==> flow/design.v <==
`timescale 1 ns / 100 ps
module sign_ext_16_32(d, q);
	input [15:0] d;
	output [31:0] q;
	assign q = { {16{d[15]}}, d};
endmodule
`timescale 1ns/1ps
module alu(alucont, rd1, rd2, res, zero);
	input [3:0] alucont;
	input [31:0] rd1;
	input [31:0] rd2;
	output reg [31:0] res;
	output wire zero;
	localparam AND 	= 4'b0000;
	localparam OR 	= 4'b0001;
	localparam ADD 	= 4'b0010;
	localparam SUB 	= 4'b0110;
	localparam SLT 	= 4'b0111;
	localparam NOR 	= 4'b1100;
	always @(*) begin
		case(alucont)
			AND		: begin
				res = rd1 & rd2;
			end
			OR 		: begin
				res = rd1 | rd2;
			end
			ADD 	: begin
				res = rd1 + rd2;
			end
			SUB 	: begin
				res = rd1 - rd2;
			end
			SLT 	: begin
				res = (rd1 < rd2) ? 1 : 0;
			end
			NOR 	: begin
				res = ~(rd1 | rd2);
			end
			default	: begin
				res = 32'b0;
			end
		endcase
	end
	assign zero = ~(|res);
endmodule
`timescale 1ns/1ns
module register_file(clk, ra1, ra2, wa, wd, rd1, rd2, regwrite);
	input clk;
	input [4:0] ra1;
	input [4:0] ra2;
	input [4:0] wa;
	input [31:0] wd;
	output reg [31:0] rd1;
	output reg [31:0] rd2;
	input regwrite;
	reg [31:0] memory [1:31];
	always @(*) begin
		rd1 = (ra1 == 5'd0) ? 32'b0 : memory[ra1];
		rd2 = (ra2 == 5'd0) ? 32'b0 : memory[ra2];
	end
	always @(posedge clk) begin
		if(regwrite && (wa != 5'd0))
			memory[wa] <= wd;	
	end
endmodule
`timescale 1ns/1ns
module single_cycle_mips_32(clk, rst, imem_addr, imem_rdata, dmem_addr,
	dmem_wdata, dmem_we, dmem_rdata);
	input clk;
	input rst;
	output [31:0] imem_addr;
	input [31:0] imem_rdata;
	output [31:0] dmem_addr;
	output [31:0] dmem_wdata;
	output dmem_we;
	input [31:0] dmem_rdata;
	localparam R_TYPE 		= 6'b000000;
	localparam LOAD_WORD 	= 6'b100011;
	localparam STORE_WORD 	= 6'b101011;
	localparam BRANCH_EQ	= 6'b000100;
	localparam JUMP 		= 6'b000010;
	reg RegDst;
	reg Branch;
	reg MemRead;
	reg MemToReg;
	reg [1:0] AluOP;
	reg MemWrite;
	reg ALUSrc;
	reg RegWrite;
	reg Jump;
	wire [31:0] instruction;
	always @(*) begin
		case(instruction[31:26])
			R_TYPE 	: begin
				RegDst <= 1'b1;
				ALUSrc <= 1'b0;
				MemToReg <= 1'b0;
				RegWrite <= 1'b1;
				MemRead <= 1'b0;
				MemWrite <= 1'b0;
				Branch <= 1'b0;
				AluOP <= 2'b10;
				Jump <= 1'b0;
			end
			LOAD_WORD 	: begin
				RegDst <= 1'b0;
				ALUSrc <= 1'b1;
				MemToReg <= 1'b1;
				RegWrite <= 1'b1;
				MemRead <= 1'b1;
				MemWrite <= 1'b0;
				Branch <= 1'b0;
				AluOP <= 2'b00;
				Jump <= 1'b0;
			end
			STORE_WORD 	: begin
				RegDst <= 1'b0;
				ALUSrc <= 1'b1;
				MemToReg <= 1'b0;
				RegWrite <= 1'b0;
				MemRead <= 1'b0;
				MemWrite <= 1'b1; 
				Branch <= 1'b0;
				AluOP <= 2'b00;
				Jump <= 1'b0;
			end
			BRANCH_EQ 	: begin
				RegDst <= 1'b0;
				ALUSrc <= 1'b0;
				MemToReg <= 1'b0;
				RegWrite <= 1'b0;
				MemRead <= 1'b0;
				MemWrite <= 1'b0;
				Branch = 1'b1;
				AluOP <= 2'b01;
				Jump <= 1'b0;
			end
			JUMP 	: begin
				RegDst <= 1'b0;
				ALUSrc <= 1'b0;
				MemToReg <= 1'b0;
				RegWrite <= 1'b0;
				MemRead <= 1'b0;
				MemWrite <= 1'b0;
				Branch = 1'b0;
				AluOP <= 2'b00;
				Jump <= 1'b1;
			end
			default begin
				RegDst <= 1'b0;
				ALUSrc <= 1'b0;
				MemToReg <= 1'b0;
				RegWrite <= 1'b0;
				MemRead <= 1'b0;
				MemWrite <= 1'b0;
				Branch = 1'b0;
				AluOP <= 2'b00;
				Jump <= 1'b0;
			end
		endcase
	end
	wire [31:0] next_instruction;
	reg [31:0] program_counter;
	always @(posedge clk or posedge rst) begin
		if (rst) begin
			program_counter <= 32'b0;
		end
		else begin
			program_counter <= next_instruction;	
		end
	end
	wire [31:0] program_counter_plus_4;
	assign program_counter_plus_4 = program_counter + 4;
	assign imem_addr = program_counter;
	assign instruction = imem_rdata;
	wire [4:0] write_address;
	assign write_address = RegDst ? instruction[15:11] : instruction[20:16];
	wire [31:0] write_data;
	wire [31:0] read_data_1;
	wire [31:0] read_data_2;
	register_file reg_file(
		.clk(clk),
		.ra1(instruction[25:21]),
		.ra2(instruction[20:16]),
		.wa(write_address),
		.wd(write_data),
		.rd1(read_data_1),
		.rd2(read_data_2),
		.regwrite(RegWrite)
		);
	wire [31:0] sign_extended_immediate_16;
	sign_ext_16_32 sign_ext(
		.d(instruction[15:0]),
		.q(sign_extended_immediate_16)
		);
	reg [3:0] alu_control;
	localparam AND 	= 4'b0000;
	localparam OR 	= 4'b0001;
	localparam ADD 	= 4'b0010;
	localparam SUB 	= 4'b0110;
	localparam SLT 	= 4'b0111;
	localparam NOR 	= 4'b1100;
	wire [5:0] funct_control;
	assign funct_control = instruction[5:0];
	always @(*) begin
		if (~AluOP[1] && ~AluOP[0]) begin
			alu_control <= ADD;
		end
		else if (AluOP[0]) begin
			alu_control <= SUB;
		end
		else if(AluOP[1]) begin
			if(funct_control[3:0] == 4'b0000)
				alu_control <= ADD;
			else if(funct_control[3:0] == 4'b0010)
				alu_control <= SUB;
			else if(funct_control[3:0] == 4'b0100)
				alu_control <= AND;
			else if(funct_control[3:0] == 4'b0101)
				alu_control <= OR;
			else if(funct_control[3:0] == 4'b1010)
				alu_control <= SLT;
			else if(funct_control[3:0] == 4'b0111)
				alu_control <= NOR;
			else
				alu_control <= 4'b0000;
		end
		else
			alu_control <= 4'b0000;
	end
	wire [31:0] alu_input_1;
	wire [31:0] alu_input_2;
	wire [31:0] alu_result;
	wire alu_zero;
	assign alu_input_1 = read_data_1;
	assign alu_input_2 = ALUSrc ? sign_extended_immediate_16 : read_data_2;
	alu alu(
		.alucont(alu_control),
		.rd1(alu_input_1),
		.rd2(alu_input_2),
		.res(alu_result),
		.zero(alu_zero)
		);
	wire [31:0] address_calc;
	wire [31:0] immediate_shift_left_2;
	wire PCSrc;
	wire [31:0] pre_jump_inst;
	wire [31:0] jump_address;
	assign jump_address = {program_counter_plus_4[31:28], instruction[25:0], 2'b0};
	assign PCSrc = Branch & alu_zero;
	assign immediate_shift_left_2 = {sign_extended_immediate_16[29:0], 2'b0};
	assign address_calc = program_counter_plus_4 + immediate_shift_left_2;
	assign pre_jump_inst = PCSrc ? address_calc : program_counter_plus_4;
	assign next_instruction = Jump ? jump_address : pre_jump_inst;
	wire [31:0] data_mem_data;
	assign dmem_addr = alu_result;
	assign dmem_wdata = read_data_2;
	assign dmem_we = MemWrite;
	assign data_mem_data = dmem_rdata;
	assign write_data = MemToReg ? data_mem_data : alu_result;
endmodule
Wiki page: single_cycle_mips_32 / tool data

=== Reports on single_cycle_mips_32 ===
Tool output for the design above before and after an edit, in the order of the flow.
"before" refers to lines of the RTL above, "after" to lines of the edited file.
"difference": "after" minus "before" as printed here. "relative change": 100 x difference / "before".
Operators: Yosys type, input widths -> output width; for muxes data width and select width s.
Library cell names are shortened.
The mark n/a stands for no value.

* Top: single_cycle_mips_32
* Clock: clk
* Standard-cell library: sky130hd
* Timing corner: tt_025C_1v80

=== The edit ===
Unified diff, file above to edited file.
The edited RTL no longer does the same as the RTL above: the edit was made by script, with no optimisation intended.

<pre>
@@ -249,5 +249,7 @@
 	wire [31:0] jump_address;
 	assign jump_address = {program_counter_plus_4[31:28], instruction[25:0], 2'b0};
-	assign PCSrc = Branch & alu_zero;
+	reg PCSrc_q;
+	always @(posedge clk) PCSrc_q <= Branch & alu_zero;
+	assign PCSrc = PCSrc_q;
 	assign immediate_shift_left_2 = {sign_extended_immediate_16[29:0], 2'b0};
 	assign address_calc = program_counter_plus_4 + immediate_shift_left_2;
</pre>

=== Elaborated design ===
Source: Yosys, flattened and elaborated, memories not mapped. Widths are those after wreduce; folded enables and synchronous resets count as part of the registers. Registers that Yosys merges into a memory's read port (data or address) are not register bits. Print and check cells do not count. Equal cells are merged and count once.
Yosys's memory passes give these memory sizes; they may raise the number of words (mostly to a power of two), join words into wider ones and drop unused or constant bits.

{| class="wikitable"
|+ Word-level totals
! element !! before !! after !! difference !! relative change (%)
|-
| register bits || 32 || 33 || +1 || +3.12
|-
| bits in latches || 0 || 0 || 0 || n/a
|-
| RAM bits || 992 || 992 || 0 || 0.00
|-
| bits in read-only memories || 0 || 0 || 0 || n/a
|-
| clocked read ports x word width || 0 || 0 || 0 || n/a
|-
| memory cells || 1 || 1 || 0 || 0.00
|-
| bits of input ports || 66 || 66 || 0 || 0.00
|-
| elaborated cells || 68 || 69 || +1 || +1.47
|}

{| class="wikitable"
|+ Operators by class
! element !! before !! after !! difference !! relative change (%)
|-
| add/sub/neg operators || 4 || 4 || 0 || 0.00
|-
| multipliers || 0 || 0 || 0 || n/a
|-
| div/mod/pow operators || 0 || 0 || 0 || n/a
|-
| order comparisons || 1 || 1 || 0 || 0.00
|-
| equal/unequal tests || 14 || 14 || 0 || 0.00
|-
| shifts and indexed selects || 0 || 0 || 0 || n/a
|-
| mux-type cells || 29 || 29 || 0 || 0.00
|-
| bitwise operators || 7 || 7 || 0 || 0.00
|-
| reduce/logical cells || 11 || 11 || 0 || 0.00
|}

{| class="wikitable"
|+ Memory list
! element !! before !! after
|-
| words x width with read and write ports || reg_file.memory 31 x 32 bit 2R1W || reg_file.memory 31 x 32 bit 2R1W
|}

{| class="wikitable"
|+ Operators with widths
! operator !! before !! after !! difference !! relative change (%)
|-
| $mux 1 || 9 || 9 || 0 || 0.00
|-
| $mux 4 || 9 || 9 || 0 || 0.00
|-
| $mux 32 || 7 || 7 || 0 || 0.00
|-
| $eq 4x3->1 const B || 5 || 5 || 0 || 0.00
|-
| $not 1->1 || 3 || 3 || 0 || 0.00
|-
| $add 32x32->32 || 2 || 2 || 0 || 0.00
|-
| $eq 4x2->1 const B || 2 || 2 || 0 || 0.00
|-
| $eq 4x4->1 const B || 2 || 2 || 0 || 0.00
|-
| $eq 6x6->1 const B || 2 || 2 || 0 || 0.00
|-
| $logic_and 1x1->1 || 2 || 2 || 0 || 0.00
|-
| $logic_not 4->1 || 2 || 2 || 0 || 0.00
|-
| $logic_not 5->1 || 2 || 2 || 0 || 0.00
|-
| $mux 5 || 2 || 2 || 0 || 0.00
|-
| $reduce_or 2->1 || 2 || 2 || 0 || 0.00
|-
| $add 32x3->32 const B || 1 || 1 || 0 || 0.00
|-
| $and 1x1->1 || 1 || 1 || 0 || 0.00
|-
| $and 32x32->32 || 1 || 1 || 0 || 0.00
|-
| $eq 4x1->1 const B || 1 || 1 || 0 || 0.00
|-
| $eq 6x2->1 const B || 1 || 1 || 0 || 0.00
|-
| $eq 6x3->1 const B || 1 || 1 || 0 || 0.00
|-
| $logic_not 6->1 || 1 || 1 || 0 || 0.00
|-
| $lt 32x32->1 || 1 || 1 || 0 || 0.00
|-
| $not 32->32 || 1 || 1 || 0 || 0.00
|-
| $or 32x32->32 || 1 || 1 || 0 || 0.00
|-
| $pmux 2 s2 || 1 || 1 || 0 || 0.00
|-
| $pmux 32 s6 || 1 || 1 || 0 || 0.00
|-
| $reduce_bool 5->1 || 1 || 1 || 0 || 0.00
|-
| $reduce_or 32->1 || 1 || 1 || 0 || 0.00
|-
| $sub 32x32->32 || 1 || 1 || 0 || 0.00
|}

=== Longest topological paths ===
Yosys ltp: most cells in a row. Word level: on the elaborated netlist, between registers, memories and ports. Mapped: between sequential cells and ports; inverters and the memories' decode and read muxes count.

{| class="wikitable"
|+ Depth
! element !! before !! after !! difference !! relative change (%)
|-
| depth after elaboration || 17 || 15 || -2 || -11.76
|-
| ABC_AREA || 0 || 0 || n/a || n/a
|-
| mapped depth || 31 || 27 || -4 || -12.90
|-
| depth with buffers taken out || 24 || 23 || -1 || -4.17
|}

=== Mapped cells and area ===
Source: synth_stat.txt of the flow (Yosys; design flattened, memories mapped). It holds for the ABC_AREA given above (unset counts as 0); a run with the other value may have another netlist.

{| class="wikitable"
|+ Mapped netlist
! element !! before !! after !! difference !! relative change (%)
|-
| cells in the netlist || 3677 || 3534 || -143 || -3.89
|-
| mapped area (um^2) || 55294.3 || 55130.4 || -163.9 || -0.30
|-
| sequential area (um^2) || 30539.3 || 30559.3 || +20.0 || +0.07
|-
| flip-flop cells || 1022 || 1023 || +1 || +0.10
|}

{| class="wikitable"
|+ Cell types
! cell !! before !! after !! difference !! relative change (%)
|-
| nor2_1 || 241 || 342 || +101 || +41.91
|-
| mux4_2 || 468 || 558 || +90 || +19.23
|-
| mux2_2 || 85 || 7 || -78 || -91.76
|-
| nand2_1 || 147 || 93 || -54 || -36.73
|-
| a21oi_1 || 242 || 189 || -53 || -21.90
|-
| mux2i_1 || 197 || 154 || -43 || -21.83
|-
| clkbuf_1 || 194 || 160 || -34 || -17.53
|-
| or2_2 || 8 || 42 || +34 || +425.00
|-
| o21ai_0 || 113 || 81 || -32 || -28.32
|-
| o221ai_1 || 34 || 7 || -27 || -79.41
|-
| a221oi_1 || 33 || 10 || -23 || -69.70
|-
| nor3_1 || 43 || 61 || +18 || +41.86
|-
| a221o_1 || 25 || 8 || -17 || -68.00
|-
| buf_1 || 57 || 69 || +12 || +21.05
|-
| a211oi_1 || 32 || 20 || -12 || -37.50
|-
| o211ai_1 || 18 || 8 || -10 || -55.56
|-
| o31ai_1 || 15 || 6 || -9 || -60.00
|-
| inv_1 || 122 || 116 || -6 || -4.92
|}

Not every row of either side is listed.
By module: a second synthesis without flattening, with its own total; a netlist apart from the flattened one above.

{| class="wikitable"
|+ Unflattened totals
! element !! before !! after !! difference !! relative change (%)
|-
| cell total of the unflattened synthesis || 4042 || 4072 || +30 || +0.74
|-
| area (unflattened synthesis) (um^2) || 57024.7 || 57219.9 || +195.2 || +0.34
|}

Rows give one instance, submodules left out.

{| class="wikitable"
|+ By module, before
! module !! instances !! cells !! area (um^2) !! sequential area (um^2)
|-
| register_file || 1 || 2601 || 46498.3 || 29788.6
|-
| alu || 1 || 883 || 5957.0 || 0.0
|-
| single_cycle_mips_32 || 1 || 526 || 4329.2 || 750.7
|-
| sign_ext_16_32 || 1 || 32 || 240.2 || 0.0
|}

{| class="wikitable"
|+ By module, after
! module !! instances !! cells !! area (um^2) !! sequential area (um^2)
|-
| register_file || 1 || 2601 || 46498.3 || 29788.6
|-
| alu || 1 || 883 || 5957.0 || 0.0
|-
| single_cycle_mips_32 || 1 || 556 || 4524.3 || 770.7
|-
| sign_ext_16_32 || 1 || 32 || 240.2 || 0.0
|}

=== Timing after synthesis ===
Source: OpenSTA report_checks on the synthesized netlist (no wires, ideal clock, input and output delay 20% of the period each), path of least setup slack; recovery checks are left aside. Register names are those of the netlist, which keeps one name where synthesis merged equal registers.

{| class="wikitable"
|+ Timing path post-synthesis
! element !! before !! after !! difference !! relative change (%)
|-
| path type || input -> output || input -> output || n/a || n/a
|-
| from || in imem_rdata[21] || in imem_rdata[16] || n/a || n/a
|-
| to || out dmem_addr[24] || out dmem_addr[30] || n/a || n/a
|-
| clock period (ps) || 12000 || 12000 || 0 || 0.00
|-
| input delay (ps) || 2400 || 2400 || 0 || 0.00
|-
| external output delay (ps) || 2400 || 2400 || 0 || 0.00
|-
| launch time at the first pin (ps) || 2400 || 2400 || 0 || 0.00
|-
| data arrival time (ps) || 8191 || 8121 || -70 || -0.85
|-
| setup slack (ps) || 1409 || 1479 || +70 || n/a
|-
| delay of the path (ps) || 5791 || 5721 || -70 || -1.21
|-
| driving pins on the path || 23 || 23 || 0 || 0.00
|-
| synthesis period reached (ps) || 10591 || 10521 || -70 || -0.66
|}

"delay of the path" is the arrival time less input delay plus setup time.
A path that ends at an output port has no setup time.
"driving pins on the path": output pins that drive a net of the path, with the launching flip-flop's if there is one; two outputs of one cell count as two.
"synthesis period reached" = period - worst setup slack (recovery checks aside). The figure is calculated, with input and output delays left at 20% of the set period.
The rows between start and end are the longest chain of elaborated cells between them; the timing report does not say that the signal goes this way. Where chains are equally long, one stands for them.
A line is the first line of the expression or statement that the cell stems from. Yosys adds cells for indexed reads and writes and turns some case tables into memories.
A memory read counts as a cell of the chain, while the word-level depth stops at memories.

On the way, post-synthesis, before:
* Cell sequence: clkbuf_1 clkbuf_1 clkbuf_1 clkbuf_1 buf_1 mux2i_1 o221ai_1 a221oi_1 nor2_1 nand2_1 inv_1 ha_1 fa_1 a211oi_2 o211ai_1 a32oi_1 nand2_1 a311o_1 nand4_1 a21oi_1 o311ai_0 mux2i_1 o2bb2ai_1
* Cells in the longest elaborated chain: 5
* Elaborated cells on any way between the ends: 9
* Classes of those cells: add/sub: 2; mux: 2; logic: 3; reduce/logical: 1; memory: 1

{| class="wikitable"
|+ RTL lines, path post-synthesis, before
! element !! line !! source
|-
| start, declared || 73 || <nowiki>input [31:0] imem_rdata;</nowiki>
|-
| $mem_v2 31x32 || 57 || <nowiki>reg [31:0] memory [1:31];</nowiki>
|-
| $mux 32 || 59 || <nowiki>rd1 = (ra1 == 5'd0) ? 32'b0 : memory[ra1];</nowiki>
|-
| $or 32x32->32 || 38 || <nowiki>res = ~(rd1 | rd2);</nowiki>
|-
| $not 32->32 || 38 ||
|-
| $pmux 32 s6 || 21 || <nowiki>case(alucont)</nowiki>
|-
| end, declared || 74 || <nowiki>output [31:0] dmem_addr;</nowiki>
|}

On the way, post-synthesis, after:
* Cell sequence: clkbuf_1 buf_1 buf_1 clkbuf_1 clkbuf_1 nor4_1 clkbuf_1 nor3_1 a21o_1 ha_1 inv_1 fa_1 nor2b_2 o21a_1 o311a_1 or3b_4 a211o_2 nand2_1 o41ai_1 a221o_1 mux2i_1 a221oi_1 nand2_1
* Cells in the longest elaborated chain: 6
* Elaborated cells on any way between the ends: 10
* Classes of those cells: add/sub: 2; mux: 3; logic: 3; reduce/logical: 1; memory: 1

{| class="wikitable"
|+ RTL lines, path post-synthesis, after
! element !! line !! source
|-
| start, declared || 73 || <nowiki>input [31:0] imem_rdata;</nowiki>
|-
| $mem_v2 31x32 || 57 || <nowiki>reg [31:0] memory [1:31];</nowiki>
|-
| $mux 32 || 60 || <nowiki>rd2 = (ra2 == 5'd0) ? 32'b0 : memory[ra2];</nowiki>
|-
| $mux 32 || 237 || <nowiki>assign alu_input_2 = ALUSrc ? sign_extended_immediate_16 : read_data_2;</nowiki>
|-
| $or 32x32->32 || 38 || <nowiki>res = ~(rd1 | rd2);</nowiki>
|-
| $not 32->32 || 38 ||
|-
| $pmux 32 s6 || 21 || <nowiki>case(alucont)</nowiki>
|-
| end, declared || 74 || <nowiki>output [31:0] dmem_addr;</nowiki>
|}

=== Path in the finished layout ===
Path of least setup slack in the final report of the runs of set A (OpenROAD, finished layout, wires in). Where an end is a register, its clock arrival counts in the times.
The path's times are printed in steps of 10 ps; the period is the one set.

{| class="wikitable"
|+ Timing path after layout
! element !! before !! after !! difference !! relative change (%)
|-
| path type || input -> output || input -> output || n/a || n/a
|-
| from || in imem_rdata[17] || in imem_rdata[21] || n/a || n/a
|-
| to || out dmem_addr[27] || out dmem_addr[24] || n/a || n/a
|-
| clock period (ps) || 11400 || 11400 || 0 || 0.00
|-
| input delay (ps) || 2280 || 2280 || 0 || 0.00
|-
| external output delay (ps) || 2280 || 2280 || 0 || 0.00
|-
| launch time at the first pin (ps) || 2280 || 2280 || 0 || 0.00
|-
| data arrival time (ps) || 8810 || 8550 || -260 || -2.95
|-
| setup slack (ps) || 310 || 570 || +260 || n/a
|-
| driving pins on the path || 20 || 18 || -2 || -10.00
|}

The rows between start and end are the longest chain of elaborated cells between them; the timing report does not say that the signal goes this way. Where chains are equally long, one stands for them.
A memory read counts as a cell of the chain, while the word-level depth stops at memories.

On the way, after layout, before:
* Cell sequence: buf_8 nand2b_1 buf_4 nor2_1 nor2_1 o21ai_0 o22ai_1 nor3b_1 o21ai_0 buf_4 o21ai_0 ha_1 nand4_1 nor2_1 nand2_1 nor2_1 a21oi_1 o2111ai_1 a2bb2oi_1 clkdlybuf4s50_1
* Cells in the longest elaborated chain: 6
* Elaborated cells on any way between the ends: 10
* Classes of those cells: add/sub: 2; mux: 3; logic: 3; reduce/logical: 1; memory: 1

{| class="wikitable"
|+ RTL lines, path after layout, before
! element !! line !! source
|-
| start, declared || 73 || <nowiki>input [31:0] imem_rdata;</nowiki>
|-
| $mem_v2 31x32 || 57 || <nowiki>reg [31:0] memory [1:31];</nowiki>
|-
| $mux 32 || 60 || <nowiki>rd2 = (ra2 == 5'd0) ? 32'b0 : memory[ra2];</nowiki>
|-
| $mux 32 || 237 || <nowiki>assign alu_input_2 = ALUSrc ? sign_extended_immediate_16 : read_data_2;</nowiki>
|-
| $or 32x32->32 || 38 || <nowiki>res = ~(rd1 | rd2);</nowiki>
|-
| $not 32->32 || 38 ||
|-
| $pmux 32 s6 || 21 || <nowiki>case(alucont)</nowiki>
|-
| end, declared || 74 || <nowiki>output [31:0] dmem_addr;</nowiki>
|}

On the way, after layout, after:
* Cell sequence: buf_8 buf_12 mux4_2 mux4_2 mux2i_1 or2_2 inv_1 ha_1 nand3_1 o221ai_1 a22o_1 a41o_1 a311o_1 nand4bb_1 and2_1 or2_2 a31oi_1 clkdlybuf4s50_1
* Cells in the longest elaborated chain: 5
* Elaborated cells on any way between the ends: 9
* Classes of those cells: add/sub: 2; mux: 2; logic: 3; reduce/logical: 1; memory: 1

{| class="wikitable"
|+ RTL lines, path after layout, after
! element !! line !! source
|-
| start, declared || 73 || <nowiki>input [31:0] imem_rdata;</nowiki>
|-
| $mem_v2 31x32 || 57 || <nowiki>reg [31:0] memory [1:31];</nowiki>
|-
| $mux 32 || 59 || <nowiki>rd1 = (ra1 == 5'd0) ? 32'b0 : memory[ra1];</nowiki>
|-
| $or 32x32->32 || 38 || <nowiki>res = ~(rd1 | rd2);</nowiki>
|-
| $not 32->32 || 38 ||
|-
| $pmux 32 s6 || 21 || <nowiki>case(alucont)</nowiki>
|-
| end, declared || 74 || <nowiki>output [31:0] dmem_addr;</nowiki>
|}

=== Layout results ===
Runs of the flow (Yosys, OpenROAD) on both versions; the two runs of a pair have the same settings. The constraints put input and output delay at 20% of the set period each and load the outputs with 0.01 pF.

Settings, set A:
* CORE_UTILIZATION: 40
* period_ns: 11.4
* CAP_MARGIN: 20
* CORE_MARGIN: 2
* SLEW_MARGIN: 20

{| class="wikitable"
|+ Final reports, set A
! element !! before !! after !! difference !! relative change (%)
|-
| post-synthesis cell area (um^2) || 55294.3 || 55130.4 || -163.9 || -0.30
|-
| area inside the die boundary (um^2) || 141226.0 || 140813.0 || -413.0 || -0.29
|-
| standard-cell area of the final layout (um^2) || 63299.5 || 63233.1 || -66.4 || -0.10
|-
| utilization in the final report || 0.461 || 0.461 || 0.000 || n/a
|-
| worst slack on setup checks (ps) || 314 || 571 || +257 || n/a
|-
| setup TNS (ps) || 0 || 0 || 0 || n/a
|-
| lowest hold slack (ps) || 595 || 604 || +9 || n/a
|-
| total power after layout (W) || 0.010831 || 0.01073 || -0.000101 || -0.93
|-
| achieved period (ps) || 11086 || 10829 || -257 || -2.32
|}

Settings, set B:
* CELL_PAD_IN_SITES_GLOBAL_PLACEMENT: 2
* CORE_UTILIZATION: 56
* CTS_CLUSTER_SIZE: 87
* GPL_ROUTABILITY_DRIVEN: 1
* PLACE_DENSITY_LB_ADDON: 0.05
* SETUP_SLACK_MARGIN: -0.4
* period_ns: 17.1
* CAP_MARGIN: 20
* CORE_MARGIN: 2
* SLEW_MARGIN: 20

{| class="wikitable"
|+ Final reports, set B
! element !! before !! after !! difference !! relative change (%)
|-
| post-synthesis cell area (um^2) || 55294.3 || 55130.4 || -163.9 || -0.30
|-
| area inside the die boundary (um^2) || 101270.0 || 100971.0 || -299.0 || -0.30
|-
| standard-cell area of the final layout (um^2) || 61930.6 || 61853.1 || -77.5 || -0.13
|-
| utilization in the final report || 0.631 || 0.631 || 0.000 || n/a
|-
| worst slack on setup checks (ps) || 2945 || 2714 || -231 || n/a
|-
| setup TNS (ps) || 0 || 0 || 0 || n/a
|-
| lowest hold slack (ps) || 608 || 600 || -8 || n/a
|-
| total power after layout (W) || 0.007091 || 0.007062 || -0.000029 || -0.41
|-
| achieved period (ps) || 14155 || 14386 || +231 || +1.63
|}

"achieved period" is the run's clock period less its worst setup slack. It is reckoned from that one timing run; input and output delays stay at 20% of the period that was set.
"total power after layout" rests on the timing tool's default activity at the inputs, not on a simulated workload.
